==> flow/design.v <==
module ntt_16point(
    input wire clk,
    input wire rst,
    input wire start,
    input wire [111:0] data_in,
    output reg done,
    output reg [6:0] result_0,
    output reg [6:0] result_1,
    output reg [6:0] result_2,
    output reg [6:0] result_3,
    output reg [6:0] result_4,
    output reg [6:0] result_5,
    output reg [6:0] result_6,
    output reg [6:0] result_7,
    output reg [6:0] result_8,
    output reg [6:0] result_9,
    output reg [6:0] result_10,
    output reg [6:0] result_11,
    output reg [6:0] result_12,
    output reg [6:0] result_13,
    output reg [6:0] result_14,
    output reg [6:0] result_15
);
    localparam Q = 97;
    wire [6:0] omega [0:15];
    wire [6:0] input_data [0:15];
    reg [6:0] data [0:15];
    reg [3:0] stage;
    reg [4:0] i;
    reg computing;
    reg [3:0] m, k, j;
    reg [6:0] t, u, tw;
    reg [4:0] twiddle_idx;
    assign omega[0] = 1;
    assign omega[1] = 27;
    assign omega[2] = 50;
    assign omega[3] = 41;
    assign omega[4] = 96;
    assign omega[5] = 70;
    assign omega[6] = 47;
    assign omega[7] = 56;
    assign omega[8] = 1;
    assign omega[9] = 27;
    assign omega[10] = 50;
    assign omega[11] = 41;
    assign omega[12] = 96;
    assign omega[13] = 70;
    assign omega[14] = 47;
    assign omega[15] = 56;
    genvar gk;
    generate
        for (gk = 0; gk < 16; gk = gk + 1) begin : g_in
            assign input_data[gk] = data_in[7*gk +: 7];
        end
    endgenerate
    function [6:0] mod_mult;
        input [6:0] a;
        input [6:0] b;
        reg [13:0] temp;
        begin
            temp = a * b;
            mod_mult = temp % Q;
        end
    endfunction
    function [6:0] mod_add;
        input [6:0] a;
        input [6:0] b;
        reg [7:0] temp;
        begin
            temp = a + b;
            if (temp >= Q)
                mod_add = temp - Q;
            else
                mod_add = temp[6:0];
        end
    endfunction
    function [6:0] mod_sub;
        input [6:0] a;
        input [6:0] b;
        reg signed [7:0] temp;
        begin
            temp = a - b;
            if (temp < 0)
                mod_sub = temp + Q;
            else
                mod_sub = temp[6:0];
        end
    endfunction
    function [3:0] bit_reverse;
        input [3:0] idx;
        begin
            bit_reverse = {idx[0], idx[1], idx[2], idx[3]};
        end
    endfunction
    always @(posedge clk) begin
        if (rst) begin
            done <= 0;
            computing <= 0;
            stage <= 0;
            i <= 0;
        end else begin
            if (start && !computing) begin
                data[0] <= input_data[bit_reverse(0)];
                data[1] <= input_data[bit_reverse(1)];
                data[2] <= input_data[bit_reverse(2)];
                data[3] <= input_data[bit_reverse(3)];
                data[4] <= input_data[bit_reverse(4)];
                data[5] <= input_data[bit_reverse(5)];
                data[6] <= input_data[bit_reverse(6)];
                data[7] <= input_data[bit_reverse(7)];
                data[8] <= input_data[bit_reverse(8)];
                data[9] <= input_data[bit_reverse(9)];
                data[10] <= input_data[bit_reverse(10)];
                data[11] <= input_data[bit_reverse(11)];
                data[12] <= input_data[bit_reverse(12)];
                data[13] <= input_data[bit_reverse(13)];
                data[14] <= input_data[bit_reverse(14)];
                data[15] <= input_data[bit_reverse(15)];
                computing <= 1;
                done <= 0;
                stage <= 0;
                i <= 0;
            end else if (computing) begin
                if (stage < 4) begin
                    if (i < 16) begin
                        m = 1 << stage;   
                        k = i >> (stage + 1);   
                        j = i & ((1 << (stage + 1)) - 1);   
                        if (j < m) begin
                            twiddle_idx = (j << (4 - stage - 1)) & 15;
                            tw = omega[twiddle_idx];
                            t = mod_mult(tw, data[i + m]);
                            u = data[i];
                            data[i] <= mod_add(u, t);
                            data[i + m] <= mod_sub(u, t);
                        end
                        i <= i + 1;
                    end else begin
                        i <= 0;
                        stage <= stage + 1;
                    end
                end else begin
                    result_0 <= data[0];
                    result_1 <= data[1];
                    result_2 <= data[2];
                    result_3 <= data[3];
                    result_4 <= data[4];
                    result_5 <= data[5];
                    result_6 <= data[6];
                    result_7 <= data[7];
                    result_8 <= data[8];
                    result_9 <= data[9];
                    result_10 <= data[10];
                    result_11 <= data[11];
                    result_12 <= data[12];
                    result_13 <= data[13];
                    result_14 <= data[14];
                    result_15 <= data[15];
                    done <= 1;
                    computing <= 0;
                end
            end
        end
    end
endmodule
==> From RTL to reports: ntt_16point <==
What the tools print for ntt_16point, step after step.
Lines are those of the file above, counted from 1.
Cell names lack the library's common part.
{ "design": {"top_module": "ntt_16point", "clk_port": "clk", "library": "sky130hd", "lib_corner": "tt_025C_1v80"} }

==> Word-level counts <==
Counts by Yosys on the flattened word-level netlist (proc, flatten, opt, wreduce; memories kept). Print and check cells are left out. Cells with the same type and inputs are merged into one.
Yosys's memory passes give these memory sizes; they may raise the number of words (mostly to a power of two), join words into wider ones and drop unused or constant bits.
{ "classes": {"addsub": 10, "multipliers": 1, "div_mod_pow": 1, "n_cmp": 5, "eq_ne": 15, "shift": 3, "muxes": 79, "bitwise": 5, "n_reduce_logical": 16} }
{ "ops": {"columns": ["op", "n"], "rows": [
  ["7-bit 2-to-1 mux", 52],
  ["14-bit by 7-bit modulo with 32-bit output with constant B", 1],
  ["7-bit by 7-bit multiplier with 14-bit output", 1],
  ["7-bit parallel mux with 8-bit select", 1],
  ["4-bit 2-to-1 mux", 14],
  ["4-bit by 32-bit << shifter with 4-bit output", 1],
  ["4-bit == test with constant B", 8],
  ["2-bit OR reduction", 9],
  ["4-bit by 3-bit == test with 1-bit output with constant B", 4],
  ["1-bit 2-to-1 mux", 11],
  ["4-bit by 2-bit == test with 1-bit output with constant B", 2],
  ["7-bit by 7-bit adder with 8-bit output", 1],
  ["7-bit by 7-bit subtractor with 8-bit output", 1],
  ["8-bit by 1-bit less-than comparator with 1-bit output with constant B", 1],
  ["8-bit by 7-bit >= comparator with 1-bit output with constant B", 1],
  ["7-bit by 6-bit adder with 7-bit output with constant B", 1],
  ["7-bit subtractor with constant B", 1],
  ["5-bit by 2-bit subtractor with 6-bit output with constant B", 1],
  ["1-bit by 5-bit << shifter with 4-bit output with constant A", 1],
  ["3-bit by 4-bit subtractor with 5-bit output with constant A", 1],
  ["4-bit by 1-bit adder with 5-bit output with constant B", 1],
  ["5-bit by 1-bit adder with 5-bit output with constant B", 1],
  ["5-bit less-than comparator with constant B", 1],
  ["5-bit 2-to-1 mux", 1],
  ["1-bit inverter", 4],
  ["2-bit by 4-bit << shifter with 4-bit output with constant A", 1],
  ["2-bit AND reduction", 2],
  ["4-bit by 1-bit subtractor with 4-bit output with constant B", 1]
]} }
Other operator kinds: 10; their cells: 10.
{ "bits": {"regBits": 11, "ram_bits": 112, "memories": 1, "input_bits": 115, "output_inout_bits": 113, "wordCells": 140} }
{ "memory_table": {"columns": ["name", "size", "width", "line", "rtl"], "rows": [
  ["data", 16, 7, 27, "reg [6:0] data [0:15];"]
]} }

==> Logic depth <==
Yosys ltp: most cells in a row. Word level: on the elaborated netlist, between registers, memories and ports. Mapped: between sequential cells and ports; inverters and the memories' decode and read muxes count.
{ "depth": {"depth_word": 25, "abc_area": 0, "mapped_depth": 78, "depth_no_buf": 72} }

==> Netlist <==
Source: synth_stat.txt of the flow (Yosys; design flattened, memories mapped). It holds for the ABC_AREA given above (unset counts as 0); a run with the other value may have another netlist.
{ "mapped": {"stdcells": 1653, "area_mm2": 0.0169175, "seqArea_mm2": 0.0070267, "flip_flops": 239, "buf_cells": 83} }
{ "by_type": {"columns": ["cell_type", "n", "area_total_um2"], "rows": [
  ["edfxtp_1", 224, 6.73E+03],
  ["mux4_2", 63, 1.42E+03],
  ["nand2_1", 248, 930.893],
  ["ha_1", 70, 875.84],
  ["o21ai_0", 115, 575.552],
  ["fa_1", 27, 540.518],
  ["nor2_1", 122, 457.939],
  ["o211ai_1", 52, 390.374],
  ["xnor2_1", 44, 385.37],
  ["a21oi_1", 69, 345.331],
  ["nand3_1", 66, 330.317],
  ["mux2i_1", 31, 310.298],
  ["dfxtp_1", 15, 300.288],
  ["a31oi_1", 45, 281.52],
  ["clkbuf_1", 67, 251.491],
  ["and2_1", 31, 193.936],
  ["inv_1", 51, 191.434],
  ["nor2b_1", 27, 168.912]
]} }
Not listed: further types 74, cells in them 286.

==> Timing after synthesis <==
Source: OpenSTA report_checks on the synthesized netlist (no wires, ideal clock, input and output delay 20% of the period each), path of least setup slack; recovery checks are left aside. Register names are those of the netlist, which keeps one name where synthesis merged equal registers.
{ "synth_path": {"kind": "register to register", "startpoint": "register stage[2]", "endpoint": "memory data[2][6]", "tclk_ns": 16.0, "setup_ns": 0.268, "launch_ns": 0.000, "t_arrival_ns": 16.409, "t_required_ns": 15.732, "setup_slack_ns": -0.677, "delay_ns": 16.677, "driving_pins": 71, "n_path_buf": 8, "synth_period_reached_ns": 16.677} }
"delay_ns" is the arrival time less input delay plus setup time.
"driving_pins": output pins that drive a net of the path, with the launching flip-flop's if there is one; two outputs of one cell count as two.
"synth_period_reached_ns" is the clock period less the worst setup slack; recovery checks do not enter. This is arithmetic on one report: input and output delays are still those of the set period (20% each).
The rows between start and end are the longest chain of elaborated cells between them; the timing report does not say that the signal goes this way. Where chains are equally long, one stands for them.
A line is the first line of the expression or statement that the cell stems from. Yosys adds cells for indexed reads and writes and turns some case tables into memories.
A register here has more assigning lines than the two given.
{ "synth_between": {"path_cell_list": "dfxtp_1 > clkbuf_1 > or2_2 > nor3_1 > ha_1 > clkbuf_1 > buf_1 > clkbuf_1 > mux4_2 > mux2i_1 > a21oi_1 > nand2_1 > fa_1 > fa_1 > inv_1 > fa_1 > fa_1 > ha_1 > [35 not listed] > nor2_2 > mux2_1 > fa_1 > nor2_1 > nor2_1 > nor2_1 > nor2_1 > xnor2_1 > nand2_1 > o31ai_1 > mux2i_1 > a21oi_1 > nor2_1 > xnor2_1 > clkbuf_1 > nand2_1 > o211ai_1 > o21ai_0", "elab_chain_cells": 25, "cells_between": 83, "classes_between": "add/sub: 9; mul: 1; div: 1; compare: 4; eq/ne: 15; shift: 3; mux: 39; logic: 1; reduce/logical: 9; memory: 1"} }
{ "synth_lines": {"columns": ["element", "line", "rtl"], "rows": [
  ["from (decl)", 28, "reg [3:0] stage;"],
  ["from (assign)", 99, "stage <= 0;"],
  ["from (assign)", 140, "stage <= stage + 1;"],
  ["4-bit by 1-bit adder with 5-bit output", 128, "j = i & ((1 << (stage + 1)) - 1);"],
  ["1-bit by 5-bit << shifter with 4-bit output", 128, null],
  ["4-bit by 1-bit subtractor with 4-bit output", 128, null],
  ["4-bit bitwise AND", 128, null],
  ["4-bit by 32-bit << shifter with 4-bit output", 130, "twiddle_idx = (j << (4 - stage - 1)) & 15;"],
  ["4-bit == test", 131, "tw = omega[twiddle_idx];"],
  ["2-bit OR reduction", null, null],
  ["[11 not listed]", null, null],
  ["7-bit 2-to-1 mux", 71, "if (temp >= Q)"],
  ["7-bit 2-to-1 mux", 129, "if (j < m) begin"],
  ["7-bit 2-to-1 mux", 125, "if (i < 16) begin"],
  ["7-bit 2-to-1 mux", 124, "if (stage < 4) begin"],
  ["7-bit 2-to-1 mux", 123, "end else if (computing) begin"],
  ["7-bit 2-to-1 mux", 102, "if (start && !computing) begin"],
  ["7-bit 2-to-1 mux", 96, "if (rst) begin"],
  ["to (decl)", 27, "reg [6:0] data [0:15];"]
]} }

==> Worst path after layout <==
Path of least setup slack in the final report of flow run A (OpenROAD, finished layout, wires in). Where an end is a register, its clock arrival counts in the times.
{ "layout_path": {"kind": "register to register", "startpoint": "register stage[2]", "endpoint": "memory data[7][6]", "tclk_ns": 21.1, "setup_ns": 0.27, "launch_ns": 0.52, "t_arrival_ns": 19.67, "t_required_ns": 21.37, "setup_slack_ns": 1.70, "driving_pins": 66, "n_path_buf": 1} }
The rows between start and end are the longest chain of elaborated cells between them; the timing report does not say that the signal goes this way. Where chains are equally long, one stands for them.
A register here has more assigning lines than the two given.
{ "layout_between": {"path_cell_list": "dfxtp_1 > or2_2 > nor3_1 > ha_2 > fa_1 > buf_4 > mux4_2 > nor2b_1 > a211oi_1 > a21oi_1 > nand2_1 > fa_1 > fa_1 > inv_1 > fa_1 > fa_1 > ha_1 > a21o_1 > [30 not listed] > a221oi_4 > nor2_2 > mux2_1 > fa_1 > nor2_1 > nor2_1 > nor2_1 > nor2_1 > xnor2_1 > nand2_1 > o31ai_1 > mux2i_1 > a21oi_1 > nor2_1 > xnor2_2 > o21ai_0 > nand2_1 > o21ai_0", "elab_chain_cells": 25, "cells_between": 83, "classes_between": "add/sub: 9; mul: 1; div: 1; compare: 4; eq/ne: 15; shift: 3; mux: 39; logic: 1; reduce/logical: 9; memory: 1"} }
{ "layout_lines": {"columns": ["element", "line", "rtl"], "rows": [
  ["from (decl)", 28, "reg [3:0] stage;"],
  ["from (assign)", 99, "stage <= 0;"],
  ["from (assign)", 140, "stage <= stage + 1;"],
  ["4-bit by 1-bit adder with 5-bit output", 128, "j = i & ((1 << (stage + 1)) - 1);"],
  ["1-bit by 5-bit << shifter with 4-bit output", 128, null],
  ["4-bit by 1-bit subtractor with 4-bit output", 128, null],
  ["4-bit bitwise AND", 128, null],
  ["4-bit by 32-bit << shifter with 4-bit output", 130, "twiddle_idx = (j << (4 - stage - 1)) & 15;"],
  ["4-bit == test", 131, "tw = omega[twiddle_idx];"],
  ["2-bit OR reduction", null, null],
  ["[11 not listed]", null, null],
  ["7-bit 2-to-1 mux", 71, "if (temp >= Q)"],
  ["7-bit 2-to-1 mux", 129, "if (j < m) begin"],
  ["7-bit 2-to-1 mux", 125, "if (i < 16) begin"],
  ["7-bit 2-to-1 mux", 124, "if (stage < 4) begin"],
  ["7-bit 2-to-1 mux", 123, "end else if (computing) begin"],
  ["7-bit 2-to-1 mux", 102, "if (start && !computing) begin"],
  ["7-bit 2-to-1 mux", 96, "if (rst) begin"],
  ["to (decl)", 27, "reg [6:0] data [0:15];"]
]} }

# Flow runs of ntt_16point

Top module ntt_16point; platform sky130hd; tools Yosys and OpenROAD; 4 stored runs in no particular order. Input and output delays are each 20% of the period that was set; the output load is 0.01 pF.
"worst_path_allowed_less_slack_ns": the worst setup path's part of the clock period (all of it between registers, 20% less for each end at a port) less its slack. A launch clock that arrives late makes it longer, a capture clock that arrives late makes it shorter.
"totalPower_mw" rests on the timing tool's default activity at the inputs, not on a simulated workload.

Flow run A
==> flow/run.sh <==
#!/bin/bash
# the make line also repeats the synthesis and layout settings of config.mk as NAME=value (left out here)
make -C /OpenROAD-flow-scripts/flow DESIGN_CONFIG=/design/flow/config.mk WORK_HOME=/design/flow/orfs CLKGATE_MAP_FILE= finish
==> flow/config.mk <==
export PLATFORM = sky130hd
export DESIGN_NAME = ntt_16point
export DESIGN_NICKNAME = ntt_16point
export VERILOG_FILES = /design/flow/design.v
export SDC_FILE = /design/flow/constraint.sdc
export NUM_CORES = 4
export LEC_CHECK = 0
export CAP_MARGIN = 20
export CELL_PAD_IN_SITES_GLOBAL_PLACEMENT = 0
export CORE_MARGIN = 2
export CORE_UTILIZATION = 53
export GPL_ROUTABILITY_DRIVEN = 0
export MAX_ROUTING_LAYER = met4
export MIN_ROUTING_LAYER = met1
export SLEW_MARGIN = 20
==> flow/constraint.sdc <==
create_clock -name core_clock -period 21.1 [get_ports {clk}]
set_input_delay 4.2200 -clock core_clock [delete_from_list [all_inputs] [get_ports {clk}]]
set_output_delay 4.2200 -clock core_clock [all_outputs]
set_load 0.01 [all_outputs]

==> results of flow run A, as JSON <==
{
  "yosys.chip_area_mm2": 0.0169175,
  "final_setup_ws_ns": 1.701,
  "timing.hold.ws_ns": 0.455,
  "totalPower_mw": 1.933,
  "fin_tns_ns": 0.000,
  "worst_path_allowed_less_slack_ns": 19.40,
  "worstPathKind": "register to register",
  "die_mm2": 0.0333647,
  "util_pct": 64.7
}

Flow run B
==> flow/run.sh <==
#!/bin/bash
# the make line also repeats the synthesis and layout settings of config.mk as NAME=value (left out here)
make -C /OpenROAD-flow-scripts/flow DESIGN_CONFIG=/design/flow/config.mk WORK_HOME=/design/flow/orfs CLKGATE_MAP_FILE= finish
==> flow/config.mk <==
export PLATFORM = sky130hd
export DESIGN_NAME = ntt_16point
export DESIGN_NICKNAME = ntt_16point
export VERILOG_FILES = /design/flow/design.v
export SDC_FILE = /design/flow/constraint.sdc
export NUM_CORES = 4
export LEC_CHECK = 0
export ABC_AREA = 0
export CAP_MARGIN = 20
export CELL_PAD_IN_SITES_DETAIL_PLACEMENT = 1
export CORE_ASPECT_RATIO = 0.78
export CORE_MARGIN = 2
export CORE_UTILIZATION = 29
export CTS_CLUSTER_SIZE = 35
export GPL_ROUTABILITY_DRIVEN = 1
export HOLD_SLACK_MARGIN = 0.08
export PLACE_DENSITY_LB_ADDON = 0.07
export SETUP_SLACK_MARGIN = 4.63
export SLEW_MARGIN = 0
export TNS_END_PERCENT = 5
==> flow/constraint.sdc <==
create_clock -name core_clock -period 22.4 [get_ports {clk}]
set_input_delay 4.4800 -clock core_clock [delete_from_list [all_inputs] [get_ports {clk}]]
set_output_delay 4.4800 -clock core_clock [all_outputs]
set_load 0.01 [all_outputs]

==> results of flow run B, as JSON <==
{
  "yosys.chip_area_mm2": 0.0169175,
  "totalPower_mw": 2.025,
  "util_pct": 37.5,
  "timing.hold.ws_ns": 0.462,
  "final_setup_ws_ns": 5.408,
  "fin_tns_ns": 0.000,
  "die_mm2": 0.0602981,
  "worst_path_allowed_less_slack_ns": 16.99,
  "worstPathKind": "register to register"
}

Flow run C
==> flow/run.sh <==
#!/bin/bash
# the make line also repeats the synthesis and layout settings of config.mk as NAME=value (left out here)
make -C /OpenROAD-flow-scripts/flow DESIGN_CONFIG=/design/flow/config.mk WORK_HOME=/design/flow/orfs CLKGATE_MAP_FILE= finish
==> flow/config.mk <==
export PLATFORM = sky130hd
export DESIGN_NAME = ntt_16point
export DESIGN_NICKNAME = ntt_16point
export VERILOG_FILES = /design/flow/design.v
export SDC_FILE = /design/flow/constraint.sdc
export NUM_CORES = 4
export LEC_CHECK = 0
export ABC_AREA = 0
export CAP_MARGIN = 20
export CELL_PAD_IN_SITES_DETAIL_PLACEMENT = 2
export CORE_ASPECT_RATIO = 1.45
export CORE_MARGIN = 2
export CORE_UTILIZATION = 68
export CTS_CLUSTER_DIAMETER = 375
export CTS_CLUSTER_SIZE = 28
export GPL_ROUTABILITY_DRIVEN = 0
export MAX_ROUTING_LAYER = met4
export PLACE_DENSITY_LB_ADDON = 0.12
export SETUP_SLACK_MARGIN = -0.42
export SLEW_MARGIN = 20
export TNS_END_PERCENT = 40
==> flow/constraint.sdc <==
create_clock -name core_clock -period 10.8 [get_ports {clk}]
set_input_delay 2.1600 -clock core_clock [delete_from_list [all_inputs] [get_ports {clk}]]
set_output_delay 2.1600 -clock core_clock [all_outputs]
set_load 0.01 [all_outputs]

==> results of flow run C, as JSON <==
{
  "outcome": "no final report: placement broke off with a tool error"
}

Flow run D
==> flow/run.sh <==
#!/bin/bash
# the make line also repeats the synthesis and layout settings of config.mk as NAME=value (left out here)
make -C /OpenROAD-flow-scripts/flow DESIGN_CONFIG=/design/flow/config.mk WORK_HOME=/design/flow/orfs CLKGATE_MAP_FILE= finish
==> flow/config.mk <==
export PLATFORM = sky130hd
export DESIGN_NAME = ntt_16point
export DESIGN_NICKNAME = ntt_16point
export VERILOG_FILES = /design/flow/design.v
export SDC_FILE = /design/flow/constraint.sdc
export NUM_CORES = 4
export LEC_CHECK = 0
export ABC_AREA = 1
export CAP_MARGIN = 40
export CELL_PAD_IN_SITES_DETAIL_PLACEMENT = 1
export CORE_MARGIN = 2
export CORE_UTILIZATION = 40
export GPL_ROUTABILITY_DRIVEN = 0
export MAX_ROUTING_LAYER = met4
export SLEW_MARGIN = 35
==> flow/constraint.sdc <==
create_clock -name core_clock -period 16.0 [get_ports {clk}]
set_input_delay 3.2000 -clock core_clock [delete_from_list [all_inputs] [get_ports {clk}]]
set_output_delay 3.2000 -clock core_clock [all_outputs]
set_load 0.01 [all_outputs]

==> results of flow run D, as JSON <==
{
  "util_pct": 51.7,
  "fin_tns_ns": 0.000,
  "yosys.chip_area_mm2": 0.0170689,
  "totalPower_mw": 2.849,
  "die_mm2": 0.0443397,
  "worst_path_allowed_less_slack_ns": 15.34,
  "worstPathKind": "register to register",
  "timing.hold.ws_ns": 0.457,
  "final_setup_ws_ns": 0.655
}
